==> flow/design.v <==
`timescale 1ns / 1ps
module fixed_point_linear #(
    parameter INTEGER_W = 16,
    parameter FRACTIONAL_W = 16,
    parameter VALUE_OG_WIDTH = INTEGER_W + FRACTIONAL_W,
    parameter K_WIDTH = 32,  
    parameter B_WIDTH = INTEGER_W + FRACTIONAL_W,
    parameter VALUE_OUT_WIDTH = INTEGER_W + FRACTIONAL_W,
    parameter MULT_RESULT_WIDTH = VALUE_OG_WIDTH + K_WIDTH
) (
    input  logic clk,
    input  logic rst_n,
    input  logic signed [VALUE_OG_WIDTH-1:0] value_og,
    input  logic signed [K_WIDTH-1:0] k,
    input  logic signed [B_WIDTH-1:0] b,
    input  logic                      valid_i,
    output logic                      ready_o,
    input  logic                      ready_i,
    output logic                      valid_o,
    output logic signed [VALUE_OUT_WIDTH-1:0] value_out
);
    logic signed [VALUE_OG_WIDTH-1:0] value_og_reg;
    logic signed [K_WIDTH-1:0] k_reg;
    logic signed [B_WIDTH-1:0] b_reg;
    logic signed [MULT_RESULT_WIDTH-1:0] multiplication_reg;
    logic signed [MULT_RESULT_WIDTH-1:0] scaled_mult_reg;
    logic signed [VALUE_OUT_WIDTH-1:0] value_out_reg;
    logic valid_stage1, valid_stage2, valid_stage3, valid_stage4;
    logic signed [MULT_RESULT_WIDTH-1:0] multiplication;
    logic signed [MULT_RESULT_WIDTH-1:0] scaled_mult;
    logic signed [MULT_RESULT_WIDTH-1:0] addition;
    logic signed [VALUE_OUT_WIDTH-1:0] max_positive;
    logic signed [VALUE_OUT_WIDTH-1:0] max_negative;
    assign ready_o = ~valid_stage1 || (valid_stage1 && ready_i);
    always_ff @(posedge clk) begin
        if (!rst_n) begin
            value_og_reg <= '0;
            k_reg <= '0;
            b_reg <= '0;
            valid_stage1 <= 1'b0;
        end else begin
            if (ready_o) begin  
                value_og_reg <= value_og;
                k_reg <= k;
                b_reg <= b;
                valid_stage1 <= valid_i;
            end
        end
    end
    always_ff @(posedge clk) begin
        if (!rst_n) begin
            multiplication_reg <= '0;
            valid_stage2 <= 1'b0;
        end else begin
            if (valid_stage1) begin  
                multiplication_reg <= value_og_reg * k_reg;
                valid_stage2 <= valid_stage1;
            end else begin
                valid_stage2 <= 1'b0;
            end
        end
    end
    assign multiplication = multiplication_reg;
    always_ff @(posedge clk) begin
        if (!rst_n) begin
            scaled_mult_reg <= '0;
            valid_stage3 <= 1'b0;
        end else begin
            if (valid_stage2) begin  
                scaled_mult_reg <= multiplication >>> FRACTIONAL_W;  
                valid_stage3 <= valid_stage2;
            end else begin
                valid_stage3 <= 1'b0;
            end
        end
    end
    assign scaled_mult = scaled_mult_reg;
    always_ff @(posedge clk) begin
        if (!rst_n) begin
            value_out_reg <= '0;
            valid_stage4 <= 1'b0;
        end else begin
            if (valid_stage3) begin  
                addition = scaled_mult + {{(MULT_RESULT_WIDTH-B_WIDTH){b_reg[B_WIDTH-1]}}, b_reg};
                max_positive = (1 << (VALUE_OUT_WIDTH-1)) - 1;   
                max_negative = -(1 << (VALUE_OUT_WIDTH-1));      
                if ($signed(addition) > $signed(max_positive)) begin
                    value_out_reg <= max_positive;
                end else if ($signed(addition) < $signed(1'b0)) begin
                    value_out_reg <= 0;
                end else begin
                    value_out_reg <= addition[VALUE_OUT_WIDTH-1:0];
                end
                valid_stage4 <= valid_stage3;
            end else begin
                valid_stage4 <= 1'b0;
            end
        end
    end
    always_ff @(posedge clk) begin
        if (!rst_n) begin
            valid_o <= 1'b0;
            value_out <= '0;
        end else begin
            if (ready_i) begin  
                valid_o <= valid_stage4;
                value_out <= value_out_reg;
            end
        end
    end
endmodule
`timescale 1ns / 1ps
module fifo #(
    parameter DATA_WIDTH = 32,
    parameter DEPTH = 16,
    parameter START_NUMBER = 0
)(
    input  logic clk,
    input  logic reset_n,
    output  logic [DATA_WIDTH-1:0] s_axis_tdata,
    output  logic s_axis_tvalid,
    input logic s_axis_tready,
    input logic [DATA_WIDTH-1:0] m_axis_tdata,
    input logic m_axis_tvalid,
    output  logic m_axis_tready
);
    logic [DATA_WIDTH-1:0] mem [0:DEPTH-1];
    logic [$clog2(DEPTH)-1:0] wr_ptr;
    logic [$clog2(DEPTH)-1:0] rd_ptr;
    logic [$clog2(DEPTH):0] count;
    logic full, empty;
    assign full = (count == DEPTH);
    assign empty = (count == 0);
    assign m_axis_tready = !full;  
    assign s_axis_tvalid = (!empty);
    always_ff @(posedge clk or negedge reset_n) begin
        if (!reset_n) begin
            wr_ptr <= 0;
            rd_ptr <= 0;
            count <= START_NUMBER;
            s_axis_tdata <= 0;
        end else begin
            if (m_axis_tvalid && m_axis_tready) begin
                mem[wr_ptr] <= m_axis_tdata;
                wr_ptr <= (wr_ptr == DEPTH-1) ? 0 : wr_ptr + 1;
            end
            if (s_axis_tvalid && s_axis_tready ) begin
                s_axis_tdata <= mem[rd_ptr];
                rd_ptr <= (rd_ptr == DEPTH-1) ? 0 : rd_ptr + 1;
            end
            case ({m_axis_tvalid && m_axis_tready, s_axis_tvalid && s_axis_tready})
                2'b01: count <= count - 1;   
                2'b10: count <= count + 1;   
                2'b11: count <= count;       
                default: ;                   
            endcase
        end
    end
endmodule
`timescale 1ns / 1ps
module parallel_DAC #(     
    parameter FIFO_DEPTH = 4,
    parameter DATA_WIDTH = 32,
    parameter START_NUMBER = 4       
)(
    input logic      in_clk,
    input logic      in_reset,
    input logic      in_sdo, 
    input logic [DATA_WIDTH-1:0] in_data,
    input logic      valid, 
    output logic      ready,
    output logic     out_sclk,
    output logic     out_ss,
    output logic     out_sdio,
    output logic     out_busy,
    output logic        sel_1_0,
    output logic        sel_1_1,
    output logic        sel_2_0,
    output logic        sel_2_1,
    output logic        AS2_r,
    output logic [15:0] out_data
);
    logic      in_start;
    logic [5:0] timer;
    logic sclk, sclk_buf;
    logic sdio, ss, busy;
    logic [15:0] dout;
    logic [7:0] counter_data;
    logic [3:0] timer_sclk;
    logic [5:0] timer_delay;
    logic [15:0] data;
    logic sclk_pos; assign sclk_pos = ~sclk_buf & sclk;
    logic sclk_neg; assign sclk_neg = ~sclk & sclk_buf;
    logic     data_went;
    assign data [15:0] = in_data[15:0];
    assign out_sdio = sdio;
    assign out_sclk = sclk;
    assign out_ss = ss;
    assign out_busy = busy;
    logic [2:0] sel_r;
    logic block;
    always_ff @(posedge in_clk or negedge in_reset) begin
        if(!in_reset) begin
            timer_sclk <= 4'd0;
        end else begin
            timer_sclk <= (in_start && (timer_sclk < 4'd5)) ? 
                         timer_sclk + 1 : 4'd0;
        end
    end
    always_ff @(posedge in_clk or negedge in_reset) begin
        if(!in_reset) begin
            in_start <= 'd0;
        end else if (valid && ready ) begin
            in_start <= 1'b1;
        end else if (timer_delay == 6'd30 )
            in_start <= 'd0;
    end
    always_ff @(posedge in_clk or negedge in_reset) begin
        if(!in_reset) begin
            out_data <= 'd0;
        end else if (in_start) begin
            if (timer_delay == 6'd29) begin
                out_data <= data;
            end 
        end
    end
    always_ff @(posedge in_clk or negedge in_reset) begin
        if(!in_reset) begin
            sclk <= 1'b1;
        end else begin
            if(in_start) begin
                if(timer_sclk == 4'd4 && counter_data != 8'd16) 
                    sclk <= ~sclk;
                else if(counter_data == 8'd16) 
                    sclk <= 1'b1;
            end else begin
                sclk <= 1'b1;
            end
        end
    end
    always_ff @(posedge in_clk or negedge in_reset) begin
        if(!in_reset) begin
            sclk_buf <= 1'b1;
        end else begin
            sclk_buf <= sclk;
        end
    end
    always_ff @(posedge in_clk or negedge in_reset) begin
        if(!in_reset) begin
            counter_data <= 8'd0;
        end else begin
            if(in_start) begin
                if(sclk_pos && (counter_data < 8'd16)) 
                    counter_data <= counter_data + 1;
                else if( !in_start)
                    counter_data <= 8'd0;
            end else begin
                counter_data <= 8'd0;
            end
        end
    end
    always_ff @(posedge in_clk or negedge in_reset) begin
        if(!in_reset) begin
            dout <= 16'd0;
            block <= 0;
        end else begin
            if(in_start && !block) begin
                if(counter_data == 8'd0) begin
                    dout <= in_data[31:16];
                end else if((counter_data > 0) && (counter_data < 16) && sclk_neg) begin
                    dout <= {dout[14:0], 1'b0};
                end else if(counter_data == 16)
                 block <= 1'b1;   
            end else if (!in_start) begin
                block <= 1'b0;
            end
        end
    end
        always_comb begin
        if(!in_reset) begin
            ready <= 1'b0;
        end else begin
            if (valid && !in_start) begin
                ready <= 1'b1;
            end else  begin
                ready <= 1'b0;
            end
        end
    end
    always_ff @(posedge in_clk or negedge in_reset) begin
        if(!in_reset) begin
            sdio <= 1'b0;
        end else begin
            sdio <= (in_start) ? dout[15] : 1'b0;
        end
    end
    always_ff @(posedge in_clk or negedge in_reset) begin
        if(!in_reset) begin
            timer_delay <= 6'd0;
        end else begin
            if(in_start) begin
                if((counter_data == 8'd16) && (timer_delay < 6'd30)) 
                    timer_delay <= timer_delay + 1;
                else if(counter_data != 8'd16) 
                    timer_delay <= 6'd0;
            end else begin
                timer_delay <= 6'd0;
            end
        end
    end
    always_ff @(posedge in_clk or negedge in_reset) begin
        if(!in_reset) begin
            ss <= 1'b1;
        end else begin
            ss <= (busy) ? 1'b0 : 1'b1;
        end
    end
    always_ff @(posedge in_clk or negedge in_reset) begin
        if(!in_reset) begin
            busy <= 1'b0;
            data_went <= 1'b0; 
        end else begin
            if( in_start) begin
                busy <= (timer_delay != 6'd30);          
                data_went <= (timer_delay == 6'd29); 
            end else begin
                busy <= 1'b0;
            end
        end
    end
     always_ff @(posedge in_clk) begin
    if (!in_reset) begin
        sel_r <= 'b0;
        AS2_r <= 1'b0;
    end else if (data_went) begin
            sel_r<=sel_r + 1'b1;
       end else if(sel_r == 3'b010) begin
            AS2_r <= 1'b1;
        end else if(sel_r == 3'b100) begin
            sel_r <= 'b0;
            AS2_r <= 1'b0;
        end
end
assign sel_1_0 = (sel_r == 3'b001);
assign sel_1_1 = (sel_r == 3'b010);
assign sel_2_0 = (sel_r == 3'b011);
assign sel_2_1 = (sel_r == 3'b100);
endmodule
`timescale 1ns / 1ps
module top#(       
    parameter FIFO_DEPTH = 16,
    parameter DATA_WIDTH = 32,
    parameter START_NUMBER = 0    
)(
    input  logic        GCLK,
    input  logic        OTG_RESETN,
    input  logic [DATA_WIDTH-1:0] wdatax,
    input  logic [DATA_WIDTH-1:0] wdatay,
    input  logic        validx,
    input  logic        validy,
    input  logic [DATA_WIDTH-1:0] kx_u,
    input  logic [DATA_WIDTH-1:0] bx_u,
    input  logic [DATA_WIDTH-1:0] kx_c,
    input  logic [DATA_WIDTH-1:0] bx_c,
    input  logic [DATA_WIDTH-1:0] ky_u,
    input  logic [DATA_WIDTH-1:0] by_u,
    input  logic [DATA_WIDTH-1:0] ky_c,
    input  logic [DATA_WIDTH-1:0] by_c,
    output logic        sel_1_0,
    output logic        sel_1_1,
    output logic        sel_2_0,
    output logic        sel_2_1,
    output logic        AS2_r,
    output  logic       wready,
    output logic        JB1,
    output logic        JB2,
    output logic        JB3,
    output logic        JB4,
    output logic        JB7,
    output logic        JB8,
    output logic        JB9,
    output logic        JB10,
    output logic        JA1,
    output logic        JA2,
    output logic        JA3,
    output logic        JA4,
    output logic        JA7,
    output logic        JA8,
    output logic        JA9,
    output logic        JA10,
    output logic        JC1_N,
    output logic        JC1_P,
        input logic        JC2_N,
    output logic        JC2_P,
    output logic        JC3_P
);
 assign JC1_P = 1'b0;
 logic [31:0]  in_data;
 logic  in_valid;
 logic in_ready;
    logic                  u_ready;
    logic                  u_valid;
    logic [DATA_WIDTH-1:0] u_data;
    logic                  c_ready;
    logic                  c_valid;
    logic [DATA_WIDTH-1:0] c_data;  
    logic [DATA_WIDTH-1:0] k_u;
    logic [DATA_WIDTH-1:0] b_u;
    logic [DATA_WIDTH-1:0] k_c;
    logic [DATA_WIDTH-1:0] b_c;
    logic [DATA_WIDTH-1:0] wdata;
    logic  wvalid;
    logic  store_valid;
    logic  done; 
always_ff @(posedge GCLK or negedge OTG_RESETN) begin
    if (!OTG_RESETN) begin
        store_valid <= 1'b0;
        done<= 1'b0;
    end else begin
        if (validx && validy) begin
            store_valid <= validy;
            done <= validy;
        end else if (!validx && !validy && u_valid) begin
            done <= store_valid;
            store_valid <=1'b0;
        end
    end
end
always_ff @(posedge GCLK or negedge OTG_RESETN) begin
        if (!OTG_RESETN) begin
        wdata <= '0;
        k_u <= '0;
        b_u <= '0;
        k_c <= '0;
        b_c <= '0;
        wvalid <= 1'b0;
    end else if (validx) begin
        wdata <= wdatax;
        k_u <= kx_u;
        b_u <= bx_u;
        wvalid <= validx;
    end else if (u_valid) begin
        if (store_valid) begin
            wdata <= wdatay;
            k_u <= ky_u;
            b_u <= by_u;
            k_c <= kx_c;
            b_c <= bx_c;
            wvalid <= u_valid;
        end else if (done) begin
            k_c <= ky_c;
            b_c <= by_c;
        end
    end else begin
        wdata <= '0;
        wvalid <= 1'b0;
    end
end
parallel_DAC #(
    .FIFO_DEPTH(FIFO_DEPTH),
    .DATA_WIDTH(DATA_WIDTH),
    .START_NUMBER(START_NUMBER)
)dac_inst (
    .in_clk(GCLK),
    .in_reset(OTG_RESETN),
    .in_sdo(JC2_N), 
    .in_data(in_data),
    .out_sclk(JC2_P),
    .out_ss(JC1_N),
    .out_sdio(JC3_P),
    .out_busy(),
    .AS2_r(AS2_r),
    .valid(in_valid), 
    .sel_1_0(sel_1_0),
    .sel_1_1(sel_1_1),
    .sel_2_0(sel_2_0),
    .sel_2_1(sel_2_1),
    .ready(in_ready),
    .out_data({JA1,JA2,JA3,JA4,JA7,JA8,JA9,JA10,JB1,JB2,JB3,JB4,JB7,JB8,JB9,JB10})
);
    fifo #(
        .DATA_WIDTH(DATA_WIDTH),
        .DEPTH(FIFO_DEPTH)
    ) fifo_inst (
        .clk(GCLK),
        .reset_n(OTG_RESETN),
        .s_axis_tdata(in_data),
        .s_axis_tvalid(in_valid),
        .s_axis_tready(in_ready),
        .m_axis_tdata({wdata[31:16],c_data[31:16]}),
        .m_axis_tvalid(c_valid),
        .m_axis_tready(c_ready)
    );
fixed_point_linear mult_u (
    .clk(GCLK),
    .rst_n(OTG_RESETN),
    .value_og({wdata[15:0],16'b0}),
    .k(k_u),
    .b(b_u),
    .valid_i(wvalid),
    .ready_o(wready),
    .ready_i(u_ready),
    .valid_o(u_valid),
    .value_out(u_data)
);
fixed_point_linear mult_code (
    .clk(GCLK),
    .rst_n(OTG_RESETN),
    .value_og(u_data),
    .k(k_c),
    .b(b_c),
    .valid_i(u_valid),
    .ready_o(u_ready),
    .ready_i(c_ready),
    .valid_o(c_valid),
    .value_out(c_data)
);
endmodule
# --- Reports on top ---
# Tool output for the design above, in the order of the flow.
# Line numbers count from 1 in the design file above.
# Library cell names are shortened.
inputs:
  top_module: "top"
  clock: "GCLK"
  library: "sky130hd"
  pvt_corner: "tt_025C_1v80"

# --- Word-level counts ---
# Yosys after proc, flatten, opt, wreduce and memory -nomap, before mapping. Print and check cells are not counted.
classes:
  add_sub_neg: 10
  n_mul: 2
  div: 0
  cmp: 9
  equal: 52
  shift: 0
  n_mux: 61
  bitwise: 8
  n_reduce_logical: 59
ops:
  columns: ["operator", "count"]
  rows:
  - ["32-bit by 32-bit multiplier with 64-bit output", 1]
  - ["16-bit by 32-bit multiplier with 48-bit output", 1]
  - ["32-bit 2-to-1 mux", 17]
  - ["32-bit case mux with 16-bit select", 1]
  - ["64-bit by 1-bit < comparator with 1-bit output (second input constant)", 2]
  - ["64-bit by 32-bit > comparator with 1-bit output (second input constant)", 2]
  - ["48-bit by 32-bit adder with 49-bit output", 2]
  - ["4-bit == test (second input constant)", 16]
  - ["3-bit AND reduction", 17]
  - ["4-bit by 3-bit == test with 1-bit output (second input constant)", 9]
  - ["16-bit 2-to-1 mux", 2]
  - ["1-bit 2-to-1 mux", 29]
  - ["2-bit nonzero test", 9]
  - ["6-bit 2-to-1 mux", 3]
  - ["4-bit by 2-bit == test with 1-bit output (second input constant)", 4]
  - ["8-bit by 5-bit < comparator with 1-bit output (second input constant)", 2]
  - ["8-bit 2-to-1 mux", 2]
  - ["1-bit logical AND", 15]
  - ["4-bit by 1-bit adder with 4-bit output (second input constant)", 3]
  - ["6-bit by 5-bit == test with 1-bit output (second input constant)", 2]
  - ["4-bit 2-to-1 mux", 3]
  - ["2-bit AND reduction", 5]
  - ["5-bit case mux with 2-bit select", 1]
  - ["3-bit != test (second input constant)", 3]
  - ["3-bit 2-to-1 mux", 3]
  - ["2-bit != test (second input constant)", 4]
  - ["4-bit by 1-bit == test with 1-bit output (second input constant)", 2]
  - ["4-bit logical NOT", 2]
# Other operator kinds: 25; their cells: 39.
word_totals:
  ff_bits: 1320
  latch_bits: 0
  mem_bits_rw: 0
  mem_bits_ro: 0
  clocked_rd_ports_x_width: 0
  mem_count: 0
  out_inout_bits: 26
  wordCells: 268

# --- Logic depth ---
# Yosys ltp: most cells in a row. Word level: on the elaborated netlist, between registers, memories and ports. Mapped: between sequential cells and ports; inverters and the memories' decode and read muxes count.
depth:
  word_depth: 8
  abc_area: 0
  depth_mapped: 30

# --- Synthesis result ---
# Source: synth_stat.txt of the flow (Yosys; design flattened, memories mapped). It holds for the ABC_AREA given above (unset counts as 0); a run with the other value may have another netlist.
by_type:
  columns: ["type", "count", "type_area_um2"]
  rows:
  - ["fa_1", 1570, 3.14E+04]
  - ["edfxtp_1", 512, 1.54E+04]
  - ["dfxtp_1", 478, 9.57E+03]
  - ["dfrtp_1", 263, 6.58E+03]
  - ["nand2_1", 1510, 5.67E+03]
  - ["inv_1", 1479, 5.55E+03]
  - ["ha_1", 415, 5192.48]
  - ["and2_1", 727, 4.55E+03]
  - ["mux2i_1", 346, 3.46E+03]
  - ["a21oi_1", 514, 2.57E+03]
  - ["clkbuf_1", 547, 2.05E+03]
  - ["o21ai_0", 300, 1501.44]
  - ["nor2_1", 354, 1.33E+03]
  - ["a22oi_1", 163, 1.22E+03]
  - ["xnor2_1", 123, 1.08E+03]
  - ["a21o_1", 95, 713.184]
  - ["xor2_1", 64, 560.538]
  - ["nand4_1", 79, 494.224]
# Other cell types: 75; their cells: 772.
synth_totals:
  mapped_cells: 10311
  mapped_area_um2: 104390.1
  seq_area_um2: 31604.1
  flip_flops: 1256
# By module: a second synthesis without flattening, with its own total; a netlist apart from the flattened one above.
unflattened:
  cells_unflattened: 12527
  area_unflattened_um2: 126635.2
# Each row is one instance without its submodules.
modules:
  columns: ["module", "n_inst", "cells", "mod_area_um2", "mod_seq_area_um2"]
  rows:
  - ["fixed_point_linear", 2, 5142, 47088.9, 5225.0]
  - ["fifo", 1, 1340, 21604.5, 16500.8]
  - ["top", 1, 639, 7941.4, 4078.9]
  - ["parallel_DAC", 1, 264, 2911.5, 1535.2]

# --- Worst setup path after synthesis ---
# OpenSTA on the mapped netlist: ideal clock, no wires. The path of least setup slack (recovery checks aside). Input and output delay are each 20% of the period. Register names are those of the netlist, which keeps one name where synthesis merged equal registers.
synth_path:
  path_type: "register -> register"
  start: "register mult_code.k_reg[2]"
  end: "register mult_code.multiplication_reg[60]"
  tclk_ns: 10.0
  setup_time_ns: 0.124
  launch_ns: 0.000
  arrival_time_ns: 7.679
  slack_ns: 2.197
  path_delay_ns: 7.803
  stages: 27
  n_path_buf: 1
  period_less_setup_slack_ns: 7.803
# "path_delay_ns" is the arrival time less input delay plus setup time.
# "stages": output pins that drive a net of the path, with the launching flip-flop's if there is one; two outputs of one cell count as two.
# "period_less_setup_slack_ns" is the clock period less the worst setup slack; recovery checks do not enter. This is arithmetic on one report: input and output delays are still those of the set period (20% each).
# The rows between start and end are the longest chain of elaborated cells between them; the timing report does not say that the signal goes this way. Where chains are equally long, one stands for them.
# A line is the first line of the expression or statement that the cell stems from. Yosys adds cells for indexed reads and writes and turns some case tables into memories.
synth_between:
  path_cell_list: "dfxtp_1 > clkbuf_1 > nand2_1 > inv_1 > fa_1 > fa_1 > fa_1 > fa_1 > inv_1 > fa_1 > inv_1 > fa_1 > inv_1 > fa_1 > inv_1 > fa_1 > ha_1 > a21o_1 > a21oi_1 > and3_1 > o211ai_1 > a41oi_1 > nand3b_1 > o21ai_0 > a21o_1 > a211oi_1 > o31ai_1"
  elab_chain_cells: 1
  cells_between: 1
  lines_between: 1
  classes_between: "1 x mul"
synth_rtl:
  columns: ["item", "line", "rtl"]
  rows:
  - ["start, declared", 23, "logic signed [K_WIDTH-1:0] k_reg;"]
  - ["start, assigned", 38, "k_reg <= '0;"]
  - ["start, assigned", 44, "k_reg <= k;"]
  - ["32-bit by 32-bit multiplier with 64-bit output", 56, "multiplication_reg <= value_og_reg * k_reg;"]
  - ["end, assigned", 52, "multiplication_reg <= '0;"]
  - ["end, assigned", 56, null]
  - ["end, declared", 25, "logic signed [MULT_RESULT_WIDTH-1:0] multiplication_reg;"]

# --- Timing after layout ---
# From the final timing report of flow run 1: the path of least setup slack in the routed layout; clock arrival at registers is part of the times.
layout_path:
  path_type: "register -> register"
  start: "register mult_code.value_og_reg[4]"
  end: "register mult_code.multiplication_reg[61]"
  tclk_ns: 9.53
  setup_time_ns: 0.13
  launch_ns: 0.78
  arrival_time_ns: 9.60
  slack_ns: 0.58
  stages: 29
  n_path_buf: 2
# The rows between start and end are the longest chain of elaborated cells between them; the timing report does not say that the signal goes this way. Where chains are equally long, one stands for them.
layout_between:
  path_cell_list: "dfxtp_1 > and2_1 > fa_1 > fa_1 > fa_1 > inv_1 > fa_1 > inv_1 > fa_1 > inv_1 > fa_1 > inv_1 > fa_1 > fa_1 > ha_1 > nand4_1 > a21oi_1 > nor3_1 > a21boi_1 > o2111ai_1 > a211oi_1 > buf_4 > a211oi_1 > o21ai_1 > buf_4 > a311oi_1 > xnor2_1 > mux2i_1 > nor2_1"
  elab_chain_cells: 1
  cells_between: 1
  lines_between: 1
  classes_between: "1 x mul"
layout_rtl:
  columns: ["item", "line", "rtl"]
  rows:
  - ["start, declared", 22, "logic signed [VALUE_OG_WIDTH-1:0] value_og_reg;"]
  - ["start, assigned", 37, "value_og_reg <= '0;"]
  - ["start, assigned", 43, "value_og_reg <= value_og;"]
  - ["32-bit by 32-bit multiplier with 64-bit output", 56, "multiplication_reg <= value_og_reg * k_reg;"]
  - ["end, assigned", 52, "multiplication_reg <= '0;"]
  - ["end, assigned", 56, null]
  - ["end, declared", 25, "logic signed [MULT_RESULT_WIDTH-1:0] multiplication_reg;"]

--- measured runs ---
Flow measurements of top on sky130hd: 3 stored runs with different settings, listed in no order. Input and output delays are each 20% of the period that was set; the output load is 0.01 pF.
"worst_path_time_ns" means the part of the period allowed to the worst setup path (the constraints hold back 20% at inputs and 20% at outputs) less its slack; where the path has registers, the arrival times of their clocks count too.

--- flow run 1 ---
==> flow/run.sh <==
#!/bin/bash
# the make line also repeats the synthesis and layout settings of config.mk as NAME=value (left out here)
make -C /OpenROAD-flow-scripts/flow DESIGN_CONFIG=/design/flow/config.mk WORK_HOME=/design/flow/orfs CLKGATE_MAP_FILE= finish
==> flow/config.mk <==
export PLATFORM = sky130hd
export DESIGN_NAME = top
export DESIGN_NICKNAME = top
export VERILOG_FILES = /design/flow/design.v
export SDC_FILE = /design/flow/constraint.sdc
export NUM_CORES = 4
export LEC_CHECK = 0
export CAP_MARGIN = 20
export CORE_MARGIN = 2
export CORE_UTILIZATION = 40
export PLACE_DENSITY = 0.6
export SLEW_MARGIN = 20
==> flow/constraint.sdc <==
create_clock -name core_clock -period 9.53 [get_ports {GCLK}]
set_input_delay 1.9060 -clock core_clock [delete_from_list [all_inputs] [get_ports {GCLK}]]
set_output_delay 1.9060 -clock core_clock [all_outputs]
set_load 0.01 [all_outputs]

==> results, as YAML <==
results:
  worstSetupSlack_ns: 0.585
  worst_path_time_ns: 8.95
  critical_path_type: "register -> register"
  final_stdcell_area_um2: 116546.0
  final_util_pct: 44.9
  timing.hold.ws_ns: 0.358
  die_footprint_um2: 265076.0
  yosys_chip_area_um2: 104390.1

--- flow run 2 ---
==> flow/run.sh <==
#!/bin/bash
# the make line also repeats the synthesis and layout settings of config.mk as NAME=value (left out here)
make -C /OpenROAD-flow-scripts/flow DESIGN_CONFIG=/design/flow/config.mk WORK_HOME=/design/flow/orfs CLKGATE_MAP_FILE= finish
==> flow/config.mk <==
export PLATFORM = sky130hd
export DESIGN_NAME = top
export DESIGN_NICKNAME = top
export VERILOG_FILES = /design/flow/design.v
export SDC_FILE = /design/flow/constraint.sdc
export NUM_CORES = 4
export LEC_CHECK = 0
export ABC_AREA = 0
export CAP_MARGIN = 30
export CORE_ASPECT_RATIO = 1.3
export CORE_MARGIN = 8
export CORE_UTILIZATION = 36
export CTS_CLUSTER_SIZE = 38
export GPL_ROUTABILITY_DRIVEN = 0
export PLACE_DENSITY_LB_ADDON = 0.01
export SETUP_SLACK_MARGIN = 0.35
export SLEW_MARGIN = 25
export TNS_END_PERCENT = 5
==> flow/constraint.sdc <==
create_clock -name core_clock -period 10.0 [get_ports {GCLK}]
set_input_delay 2.0000 -clock core_clock [delete_from_list [all_inputs] [get_ports {GCLK}]]
set_output_delay 2.0000 -clock core_clock [all_outputs]
set_load 0.01 [all_outputs]

==> results, as YAML <==
results:
  worstSetupSlack_ns: 0.992
  worst_path_time_ns: 9.01
  critical_path_type: "register -> register"
  final_stdcell_area_um2: 117132.0
  final_util_pct: 40.6
  timing.hold.ws_ns: 0.348
  die_footprint_um2: 307607.0
  yosys_chip_area_um2: 104390.1

--- flow run 3 ---
==> flow/run.sh <==
#!/bin/bash
# the make line also repeats the synthesis and layout settings of config.mk as NAME=value (left out here)
make -C /OpenROAD-flow-scripts/flow DESIGN_CONFIG=/design/flow/config.mk WORK_HOME=/design/flow/orfs CLKGATE_MAP_FILE= finish
==> flow/config.mk <==
export PLATFORM = sky130hd
export DESIGN_NAME = top
export DESIGN_NICKNAME = top
export VERILOG_FILES = /design/flow/design.v
export SDC_FILE = /design/flow/constraint.sdc
export NUM_CORES = 4
export LEC_CHECK = 0
export CAP_MARGIN = 20
export CORE_MARGIN = 2
export CORE_UTILIZATION = 40
export PLACE_DENSITY = 0.6
export SLEW_MARGIN = 20
==> flow/constraint.sdc <==
create_clock -name core_clock -period 10.0 [get_ports {GCLK}]
set_input_delay 2.0000 -clock core_clock [delete_from_list [all_inputs] [get_ports {GCLK}]]
set_output_delay 2.0000 -clock core_clock [all_outputs]
set_load 0.01 [all_outputs]

==> results, as YAML <==
results:
  worstSetupSlack_ns: 0.618
  worst_path_time_ns: 9.38
  critical_path_type: "register -> register"
  final_stdcell_area_um2: 116347.0
  final_util_pct: 44.8
  timing.hold.ws_ns: 0.360
  die_footprint_um2: 265076.0
  yosys_chip_area_um2: 104390.1
--- end ---
